==> flow/design.v <==
module FA_Structural(a,b,cin,sum,cout);
	input a,b,cin;
    output sum,cout;
    wire x,y,z;
    xor(x,a,b);
    xor(sum,x,cin);
    and(y,cin,x);
    and(z,a,b);
    or(cout,y,z);
endmodule
module RPA(a,b,cin,sum,cout);
	input [63:0] a,b;
    input cin;
    output wire [63:0] sum;
    output wire cout;
	wire c0,c1,c2,c3,c4,c5,c6,c7,c8,c9,c10,c11,c12,c13,c14,c15,c16,c17,c18,c19,c20,c21,c22,c23,c24,c25,c26,c27,c28,c29,c30,c31,c32,c33,c34,c35,c36,c37,c38,c39,c40,c41,c42,c43,c44,c45,c46,c47,c48,c49,c50,c51,c52,c53,c54,c55,c56,c57,c58,c59,c60,c61,c62;
	FA_Structural fa1(a[0],b[0],cin,sum[0],c0);
	FA_Structural fa2(a[1],b[1],c0,sum[1],c1);
	FA_Structural fa3(a[2],b[2],c1,sum[2],c2);
	FA_Structural fa4(a[3],b[3],c2,sum[3],c3);
    FA_Structural fa5(a[4],b[4],c3,sum[4],c4);
    FA_Structural fa6(a[5],b[5],c4,sum[5],c5);
    FA_Structural fa7(a[6],b[6],c5,sum[6],c6);
    FA_Structural fa8(a[7],b[7],c6,sum[7],c7);
    FA_Structural fa9(a[8],b[8],c7,sum[8],c8);
    FA_Structural fa10(a[9],b[9],c8,sum[9],c9);
    FA_Structural fa11(a[10],b[10],c9,sum[10],c10);
    FA_Structural fa12(a[11],b[11],c10,sum[11],c11);
    FA_Structural fa13(a[12],b[12],c11,sum[12],c12);
    FA_Structural fa14(a[13],b[13],c12,sum[13],c13);
    FA_Structural fa15(a[14],b[14],c13,sum[14],c14);
    FA_Structural fa16(a[15],b[15],c14,sum[15],c15);
    FA_Structural fa17(a[16],b[16],c15,sum[16],c16);
    FA_Structural fa18(a[17],b[17],c16,sum[17],c17);
    FA_Structural fa19(a[18],b[18],c17,sum[18],c18);
    FA_Structural fa20(a[19],b[19],c18,sum[19],c19);
    FA_Structural fa21(a[20],b[20],c19,sum[20],c20);
    FA_Structural fa22(a[21],b[21],c20,sum[21],c21);
    FA_Structural fa23(a[22],b[22],c21,sum[22],c22);
    FA_Structural fa24(a[23],b[23],c22,sum[23],c23);
    FA_Structural fa25(a[24],b[24],c23,sum[24],c24);
    FA_Structural fa26(a[25],b[25],c24,sum[25],c25);
    FA_Structural fa27(a[26],b[26],c25,sum[26],c26);
    FA_Structural fa28(a[27],b[27],c26,sum[27],c27);
    FA_Structural fa29(a[28],b[28],c27,sum[28],c28);
    FA_Structural fa30(a[29],b[29],c28,sum[29],c29);
    FA_Structural fa31(a[30],b[30],c29,sum[30],c30);
    FA_Structural fa32(a[31],b[31],c30,sum[31],c31);
    FA_Structural fa33(a[32],b[32],c31,sum[32],c32);
    FA_Structural fa34(a[33],b[33],c32,sum[33],c33);
    FA_Structural fa35(a[34],b[34],c33,sum[34],c34);
    FA_Structural fa36(a[35],b[35],c34,sum[35],c35);
    FA_Structural fa37(a[36],b[36],c35,sum[36],c36);	
    FA_Structural fa38(a[37],b[37],c36,sum[37],c37);
    FA_Structural fa39(a[38],b[38],c37,sum[38],c38);
    FA_Structural fa40(a[39],b[39],c38,sum[39],c39);
    FA_Structural fa41(a[40],b[40],c39,sum[40],c40);
    FA_Structural fa42(a[41],b[41],c40,sum[41],c41);
    FA_Structural fa43(a[42],b[42],c41,sum[42],c42);
    FA_Structural fa44(a[43],b[43],c42,sum[43],c43);
    FA_Structural fa45(a[44],b[44],c43,sum[44],c44);
    FA_Structural fa46(a[45],b[45],c44,sum[45],c45);
    FA_Structural fa47(a[46],b[46],c45,sum[46],c46);
    FA_Structural fa48(a[47],b[47],c46,sum[47],c47);
    FA_Structural fa49(a[48],b[48],c47,sum[48],c48);
    FA_Structural fa50(a[49],b[49],c48,sum[49],c49);
    FA_Structural fa51(a[50],b[50],c49,sum[50],c50);
    FA_Structural fa52(a[51],b[51],c50,sum[51],c51);
    FA_Structural fa53(a[52],b[52],c51,sum[52],c52);
    FA_Structural fa54(a[53],b[53],c52,sum[53],c53);
    FA_Structural fa55(a[54],b[54],c53,sum[54],c54);
    FA_Structural fa56(a[55],b[55],c54,sum[55],c55);
    FA_Structural fa57(a[56],b[56],c55,sum[56],c56);
    FA_Structural fa58(a[57],b[57],c56,sum[57],c57);
    FA_Structural fa59(a[58],b[58],c57,sum[58],c58);
    FA_Structural fa60(a[59],b[59],c58,sum[59],c59);
    FA_Structural fa61(a[60],b[60],c59,sum[60],c60);
    FA_Structural fa62(a[61],b[61],c60,sum[61],c61);
    FA_Structural fa63(a[62],b[62],c61,sum[62],c62);
    FA_Structural fa64(a[63],b[63],c62,sum[63],cout);
endmodule
module swap(input [63:0]in1, input [63:0]in2, output reg [63:0]out1, output reg [63:0]out2);
    always @(in1 or in2)
    begin
        if(in2[62:0]>in1[62:0])
        begin
            out2 = in1;
            out1 = in2;
        end
        else
        begin
            out1 = in1;
            out2 = in2;
        end
    end
endmodule
module shifter(input [63:0]A, input [10:0]shift, output [63:0]B);
    assign B = A>>shift;
endmodule
module split(input [63:0]A, output sign, output [10:0]exp, output [51:0]man);
    assign sign = A[63];
    assign exp  = A[62:52];
    assign man  = A[51:0];
endmodule
module dfa(input [63:0] I1, input [63:0] I2, output reg [63:0] Final_exp);
    wire[63:0] A,B;
    swap SW(I1,I2,A,B); 
    wire S1,S2;        
    wire [10:0] E1,E2; 
    wire [51:0] M1,M2; 
    split SP1(A,S1,E1,M1); 
    split SP2(B,S2,E2,M2); 
    wire [10:0]Expdiff; 
    assign Expdiff = E1-E2;
    wire [63:0] T1,T2,T3;  
    assign T1= {|E1,M1};   
    assign T2= {|E2,M2};   
    shifter BS(T2,Expdiff,T3); 
    wire [63:0]T4;
    assign T4 = {64{S1^S2}}^T3; 
    wire [63:0]Sum;
    wire Carry;
    RPA C1(T1,T4,S1^S2,Sum,Carry); 
    reg [51:0] M3,tmp; 
    reg [10:0] E3;
    integer i, j;
    reg found;
    always @(*)
    begin
        i=53;
        j=0;
        found=1'b0;
        tmp=Sum[51:0];
        if(Sum[53]==1)
        begin 
            M3=Sum[52:1];
            E3 = E1 + 1'b1;
        end
        else if(Sum[52]==0)
        begin
            for(j=1;j<=52;j=j+1)
            begin
                if(!found && Sum[52-j]==1'b1)
                begin
                    i=j;
                    found=1'b1;
                end
            end
            E3=E1-i;
            tmp=Sum[51:0];
            M3=tmp<<i;
        end
        else
        begin
            M3=Sum[51:0];
            E3=E1;
        end
    end
    always@(*) begin
        if(&E1 == 1'b1 || &E2 == 1'b1) begin
            Final_exp = 64'b0_11111111111_1111111111111111111111111111111111111111111111111111;	
        end
        else if((|E1== 1'b0) && (|M1[51:0]== 1'b0)) begin
            Final_exp = {S2,E2,M2[51:0]};
        end
        else if((|E2== 1'b0) && (|M2[51:0]== 1'b0)) begin
            Final_exp = {S1,E1,M1[51:0]};
        end
        else if(Sum[63:0] == 63'b0) begin
            Final_exp=64'b0;
        end
        else begin
            Final_exp = {S1,{11{|Sum}} & E3,M3};
        end
    end
endmodule
module fp64_add(input clk, input [63:0] a, input [63:0] b, output reg [63:0] s);
    reg  [63:0] a_q, b_q;
    wire [63:0] sum;
    dfa u_dfa(.I1(a_q), .I2(b_q), .Final_exp(sum));
    always @(posedge clk) begin
        a_q <= a;
        b_q <= b;
        s   <= sum;
    end
endmodule
Reports on fp64_add
The steps from the RTL of fp64_add to its reports follow in flow order.
Line numbers count from 1 in the design file above.
{ "design": {"top_module": "fp64_add", "clk_port": "clk", "library": "sky130hd", "corner": "tt_025C_1v80"} }

Word level
Counts by Yosys on the flattened word-level netlist (proc, flatten, opt, wreduce; memories kept). Register bits leave out memories and registers merged into their read ports (data or address); mux counts leave out enables and synchronous resets folded into registers. Print and check cells are left out. Cells with the same type and inputs are merged into one.
{ "word_totals": {"in_bits": 129, "regBits": 192, "word_cells": 631, "out_inout_bits": 64} }
{ "classes": {"muxes": 216, "n_cmp": 1, "logic": 293, "n_reduce_logical": 113, "shift": 2, "add_sub_neg": 3} }
{ "op_table": {"columns": ["cell", "n"], "rows": [
  ["2-to-1 mux 32 bit", 53],
  ["2-to-1 mux 64 bit", 5],
  ["2-to-1 mux 1 bit", 153],
  ["bitwise XOR 1 bit", 118],
  ["bitwise AND 1 bit", 116],
  ["OR reduction 52 bit", 2],
  ["2-to-1 mux 52 bit", 2],
  [">> shifter 53 x 11 -> 64 bit", 1],
  ["bitwise XOR 64 bit", 1],
  ["zero test 64 bit", 1],
  ["OR reduction 64 bit", 1],
  ["> comparator 63 bit", 1],
  ["bitwise OR 1 bit", 53],
  ["logical AND 1 bit", 53],
  ["left shift 52 x 32 -> 52 bit", 1],
  ["zero test 1 bit", 51],
  ["subtractor 11 bit", 2],
  ["AND reduction 11 bit", 2],
  ["OR reduction 11 bit", 2],
  ["2-to-1 mux 11 bit", 2],
  ["adder 11 x 1 -> 11 bit (second input constant)", 1],
  ["bitwise AND 11 bit", 1],
  ["2-to-1 mux 6 bit", 1],
  ["NOT 1 bit", 4],
  ["logical OR 1 bit", 1]
]} }

Logic depth
Depth = most cells in a row (Yosys ltp): at word level without a register or memory, in the mapped netlist without a sequential cell, where the memories' decode and read muxes count.
{ "logic_depth": {"depth_word": 376, "ABC_AREA": 0, "mapped_depth": 116, "ltp_nobuf": 100} }

Mapped cells and area
Yosys stat after the flow's synthesis: flattened, memories mapped to cells. It holds for the ABC_AREA given above (unset counts as 0); a run with the other value may have another netlist.
{ "mapped": {"area_um2": 20165.6, "cell_count": 2719, "seq_area_um2": 3843.7, "ff_cells": 192, "n_buf": 196} }
{ "by_type": {"columns": ["type", "n", "area_total_um2"], "rows": [
  ["sky130_fd_sc_hd__dfxtp_1", 192, 3.84E+03],
  ["sky130_fd_sc_hd__mux2i_1", 129, 1.29E+03],
  ["sky130_fd_sc_hd__nand2_1", 341, 1.28E+03],
  ["sky130_fd_sc_hd__a21oi_1", 254, 1.27E+03],
  ["sky130_fd_sc_hd__fa_1", 53, 1.06E+03],
  ["sky130_fd_sc_hd__nor2_1", 264, 990.95],
  ["sky130_fd_sc_hd__ha_1", 73, 913.376],
  ["sky130_fd_sc_hd__o21ai_0", 173, 865.83],
  ["sky130_fd_sc_hd__mux4_2", 31, 698.17],
  ["sky130_fd_sc_hd__xnor2_1", 67, 586.813],
  ["sky130_fd_sc_hd__inv_1", 143, 536.765],
  ["sky130_fd_sc_hd__clkbuf_1", 137, 514.243],
  ["sky130_fd_sc_hd__a221oi_1", 54, 472.954],
  ["sky130_fd_sc_hd__o211ai_1", 52, 390.374],
  ["sky130_fd_sc_hd__nor4_1", 57, 356.592],
  ["sky130_fd_sc_hd__nand3_1", 62, 310.298],
  ["sky130_fd_sc_hd__nand4_1", 46, 287.776],
  ["sky130_fd_sc_hd__a211oi_1", 34, 255.245]
]} }
Other cell types: 80; their cells: 557.
By module: a second synthesis without flattening, with its own total; a netlist apart from the flattened one above.
{ "hier_totals": {"hier_cells": 2727, "area_unflattened_um2": 23953.0} }
Rows give one instance, submodules left out.
{ "by_module": {"columns": ["mod", "mod_seq_area_um2", "n_inst", "cells", "area_um2"], "rows": [
  ["dfa", 0.0, 1, 1421, 8777.2],
  ["shifter", 0.0, 1, 553, 5270.1],
  ["fp64_add", 3843.7, 1, 192, 3843.7],
  ["swap", 0.0, 1, 369, 3819.9],
  ["FA_Structural", 0.0, 64, 1, 20.0],
  ["split", 0.0, 2, 64, 480.5],
  ["RPA", 0.0, 1, 0, 0.0]
]} }

Worst setup path after synthesis
Path of least setup slack by OpenSTA after synthesis, without wires, with an ideal clock, recovery checks aside; 20% of the period is set as input and as output delay. Where synthesis merged equal registers, the netlist keeps one of their names.
{ "synth_path": {"path_type": "register -> register", "start": "register a_q[55]", "end": "register s[61]", "path_buffers": 19, "launch_ns": 0.000, "t_arrival_ns": 32.229, "required_time_ns": 29.859, "setup_slack_ns": -2.370, "path_stages": 110, "setup_time_ns": 0.141, "path_delay_ns": 32.370, "clock_period_ns": 30.0, "period_less_setup_slack_ns": 32.37} }
"path_delay_ns" = arrival - input delay + setup time.
"path_stages": output pins that drive a net of the path, with the launching flip-flop's if there is one; two outputs of one cell count as two.
"period_less_setup_slack_ns" is the clock period less the worst setup slack; recovery checks do not enter. This is arithmetic on one report: input and output delays are still those of the set period (20% each).
The rows between start and end are the longest chain of elaborated cells between them; the timing report does not say that the signal goes this way. Where chains are equally long, one stands for them.
A line is the first line of the expression or statement that the cell stems from. Yosys adds cells for indexed reads and writes and turns some case tables into memories.
{ "synth_via": {"path_cell_list": "sky130_fd_sc_hd__dfxtp_1 -> sky130_fd_sc_hd__clkbuf_1 -> sky130_fd_sc_hd__inv_1 -> sky130_fd_sc_hd__ha_1 -> sky130_fd_sc_hd__clkbuf_1 -> sky130_fd_sc_hd__nand4_1 -> sky130_fd_sc_hd__a211oi_1 -> sky130_fd_sc_hd__o21ai_2 -> sky130_fd_sc_hd__nand2_4 -> sky130_fd_sc_hd__buf_6 -> sky130_fd_sc_hd__buf_6 -> sky130_fd_sc_hd__clkbuf_1 -> sky130_fd_sc_hd__buf_1 -> sky130_fd_sc_hd__buf_1 -> sky130_fd_sc_hd__clkbuf_1 -> sky130_fd_sc_hd__clkbuf_1 -> sky130_fd_sc_hd__clkbuf_1 -> sky130_fd_sc_hd__clkbuf_1 -> [... 74 more ...] -> sky130_fd_sc_hd__inv_1 -> sky130_fd_sc_hd__or3_1 -> sky130_fd_sc_hd__o41ai_1 -> sky130_fd_sc_hd__inv_2 -> sky130_fd_sc_hd__clkbuf_1 -> sky130_fd_sc_hd__clkbuf_1 -> sky130_fd_sc_hd__ha_1 -> sky130_fd_sc_hd__a21o_1 -> sky130_fd_sc_hd__a21o_1 -> sky130_fd_sc_hd__and2_1 -> sky130_fd_sc_hd__o21ai_0 -> sky130_fd_sc_hd__nand2b_1 -> sky130_fd_sc_hd__a2111oi_0 -> sky130_fd_sc_hd__and3_1 -> sky130_fd_sc_hd__o21ai_0 -> sky130_fd_sc_hd__xor2_1 -> sky130_fd_sc_hd__nand2_1 -> sky130_fd_sc_hd__o211ai_1", "elab_chain_cells": 376, "cone_cells": 625, "classes_between": "add/sub: 3; compare: 1; shift: 1; mux: 214; logic: 293; reduce/logical: 113"} }
{ "synth_rtl": {"columns": ["element", "line_no", "source"], "rows": [
  ["from (decl)", 178, "reg  [63:0] a_q, b_q;"],
  ["from (assign)", 182, "a_q <= a;"],
  ["> comparator 63 bit", 85, "if(in2[62:0]>in1[62:0])"],
  ["2-to-1 mux 64 bit", 85, null],
  ["subtractor 11 bit", 114, "assign Expdiff = E1-E2;"],
  [">> shifter 53 x 11 -> 64 bit", 98, "assign B = A>>shift;"],
  ["bitwise XOR 64 bit", 120, "assign T4 = {64{S1^S2}}^T3;"],
  ["bitwise XOR 1 bit", 5, "xor(x,a,b);"],
  ["bitwise AND 1 bit", 7, "and(y,cin,x);"],
  ["[... 362 more ...]", null, null],
  ["subtractor 11 bit", 149, "E3=E1-i;"],
  ["2-to-1 mux 11 bit", 139, "else if(Sum[52]==0)"],
  ["2-to-1 mux 11 bit", 134, "if(Sum[53]==1)"],
  ["bitwise AND 11 bit", 173, "Final_exp = {S1,{11{|Sum}} & E3,M3};"],
  ["2-to-1 mux 64 bit", 169, "else if(Sum[63:0] == 63'b0) begin"],
  ["2-to-1 mux 64 bit", 166, "else if((|E2== 1'b0) && (|M2[51:0]== 1'b0)) begin"],
  ["2-to-1 mux 64 bit", 163, "else if((|E1== 1'b0) && (|M1[51:0]== 1'b0)) begin"],
  ["to (assign)", 184, "s   <= sum;"],
  ["to (decl)", 177, "module fp64_add(input clk, input [63:0] a, input [63:0] b, output reg [63:0] s);"]
]} }

Timing after layout
From the final timing report of run A: the path of least setup slack in the routed layout; clock arrival at registers is part of the times.
{ "layout_path": {"path_type": "register -> register", "start": "register a_q[4]", "end": "register s[13]", "clock_period_ns": 29.7, "required_time_ns": 30.07, "path_buffers": 3, "path_stages": 91, "setup_time_ns": 0.13, "launch_ns": 0.51, "setup_slack_ns": 0.77, "t_arrival_ns": 29.30} }
The rows between start and end are the longest chain of elaborated cells between them; the timing report does not say that the signal goes this way. Where chains are equally long, one stands for them.
{ "layout_via": {"path_cell_list": "sky130_fd_sc_hd__dfxtp_2 -> sky130_fd_sc_hd__inv_1 -> sky130_fd_sc_hd__ha_1 -> sky130_fd_sc_hd__a211o_1 -> sky130_fd_sc_hd__a31oi_1 -> sky130_fd_sc_hd__a21oi_1 -> sky130_fd_sc_hd__o41a_1 -> sky130_fd_sc_hd__o311a_1 -> sky130_fd_sc_hd__nor2_8 -> sky130_fd_sc_hd__buf_12 -> sky130_fd_sc_hd__o21ai_0 -> sky130_fd_sc_hd__a21oi_1 -> sky130_fd_sc_hd__mux2i_1 -> sky130_fd_sc_hd__nand2_1 -> sky130_fd_sc_hd__nand3_1 -> sky130_fd_sc_hd__a21oi_1 -> sky130_fd_sc_hd__a21oi_1 -> sky130_fd_sc_hd__a211oi_2 -> [... 55 more ...] -> sky130_fd_sc_hd__nand2_2 -> sky130_fd_sc_hd__nor4_4 -> sky130_fd_sc_hd__inv_1 -> sky130_fd_sc_hd__buf_4 -> sky130_fd_sc_hd__nor2_1 -> sky130_fd_sc_hd__o21ai_0 -> sky130_fd_sc_hd__o21ai_0 -> sky130_fd_sc_hd__o21ai_0 -> sky130_fd_sc_hd__o21ai_1 -> sky130_fd_sc_hd__o41ai_4 -> sky130_fd_sc_hd__inv_2 -> sky130_fd_sc_hd__buf_12 -> sky130_fd_sc_hd__nand2_1 -> sky130_fd_sc_hd__o31ai_1 -> sky130_fd_sc_hd__a2bb2oi_1 -> sky130_fd_sc_hd__a221oi_1 -> sky130_fd_sc_hd__o311a_1 -> sky130_fd_sc_hd__a31oi_1", "elab_chain_cells": 375, "cone_cells": 622, "classes_between": "add/sub: 1; compare: 1; shift: 2; mux: 214; logic: 292; reduce/logical: 112"} }
{ "layout_rtl": {"columns": ["element", "line_no", "source"], "rows": [
  ["from (decl)", 178, "reg  [63:0] a_q, b_q;"],
  ["from (assign)", 182, "a_q <= a;"],
  ["> comparator 63 bit", 85, "if(in2[62:0]>in1[62:0])"],
  ["2-to-1 mux 64 bit", 85, null],
  ["subtractor 11 bit", 114, "assign Expdiff = E1-E2;"],
  [">> shifter 53 x 11 -> 64 bit", 98, "assign B = A>>shift;"],
  ["bitwise XOR 64 bit", 120, "assign T4 = {64{S1^S2}}^T3;"],
  ["bitwise XOR 1 bit", 5, "xor(x,a,b);"],
  ["bitwise AND 1 bit", 7, "and(y,cin,x);"],
  ["[... 361 more ...]", null, null],
  ["2-to-1 mux 32 bit", 134, "if(Sum[53]==1)"],
  ["left shift 52 x 32 -> 52 bit", 151, "M3=tmp<<i;"],
  ["2-to-1 mux 52 bit", 139, "else if(Sum[52]==0)"],
  ["2-to-1 mux 52 bit", 134, null],
  ["2-to-1 mux 64 bit", 169, "else if(Sum[63:0] == 63'b0) begin"],
  ["2-to-1 mux 64 bit", 166, "else if((|E2== 1'b0) && (|M2[51:0]== 1'b0)) begin"],
  ["2-to-1 mux 64 bit", 163, "else if((|E1== 1'b0) && (|M1[51:0]== 1'b0)) begin"],
  ["to (assign)", 184, "s   <= sum;"],
  ["to (decl)", 177, "module fp64_add(input clk, input [63:0] a, input [63:0] b, output reg [63:0] s);"]
]} }

Add stored flow runs of fp64_add

Stored flow runs of fp64_add (3 of them; Yosys, OpenROAD, sky130hd). They differ in their settings and are not a sequence. Constraints: input delay and output delay 20% of the set period each, output load 0.01 pF.

settings of run A
{
  "CORE_UTILIZATION": 25,
  "SETUP_SLACK_MARGIN": -0.16,
  "period_ns": 29.7,
  "CAP_MARGIN": 20,
  "CORE_MARGIN": 2,
  "SLEW_MARGIN": 20
}
report of run A
yosys chip area after synthesis (um^2): 20165.6
finish__design__die__area: 82949.8
finish__design__instance__area__stdcell: 25339.3
finish__timing__setup__ws: 0.765
finish__timing__setup__tns: 0.000

settings of run B
{
  "CORE_UTILIZATION": 21,
  "period_ns": 29.7,
  "CAP_MARGIN": 20,
  "CORE_MARGIN": 2,
  "SLEW_MARGIN": 20
}
report of run B
yosys chip area after synthesis (um^2): 20165.6
finish__design__die__area: 98520.7
finish__design__instance__area__stdcell: 25360.6
finish__timing__setup__ws: 0.772
finish__timing__setup__tns: 0.000

settings of run C
{
  "CAP_MARGIN": 30,
  "CELL_PAD_IN_SITES_GLOBAL_PLACEMENT": 0,
  "CORE_MARGIN": 2,
  "CORE_UTILIZATION": 41,
  "CTS_CLUSTER_SIZE": 18,
  "HOLD_SLACK_MARGIN": 0.16,
  "SETUP_SLACK_MARGIN": 5.0,
  "TNS_END_PERCENT": 75,
  "period_ns": 32.7,
  "SLEW_MARGIN": 20
}
report of run C
yosys chip area after synthesis (um^2): 20165.6
finish__design__die__area: 50974.4
finish__design__instance__area__stdcell: 25399.4
finish__timing__setup__ws: 5.138
finish__timing__setup__tns: 0.000
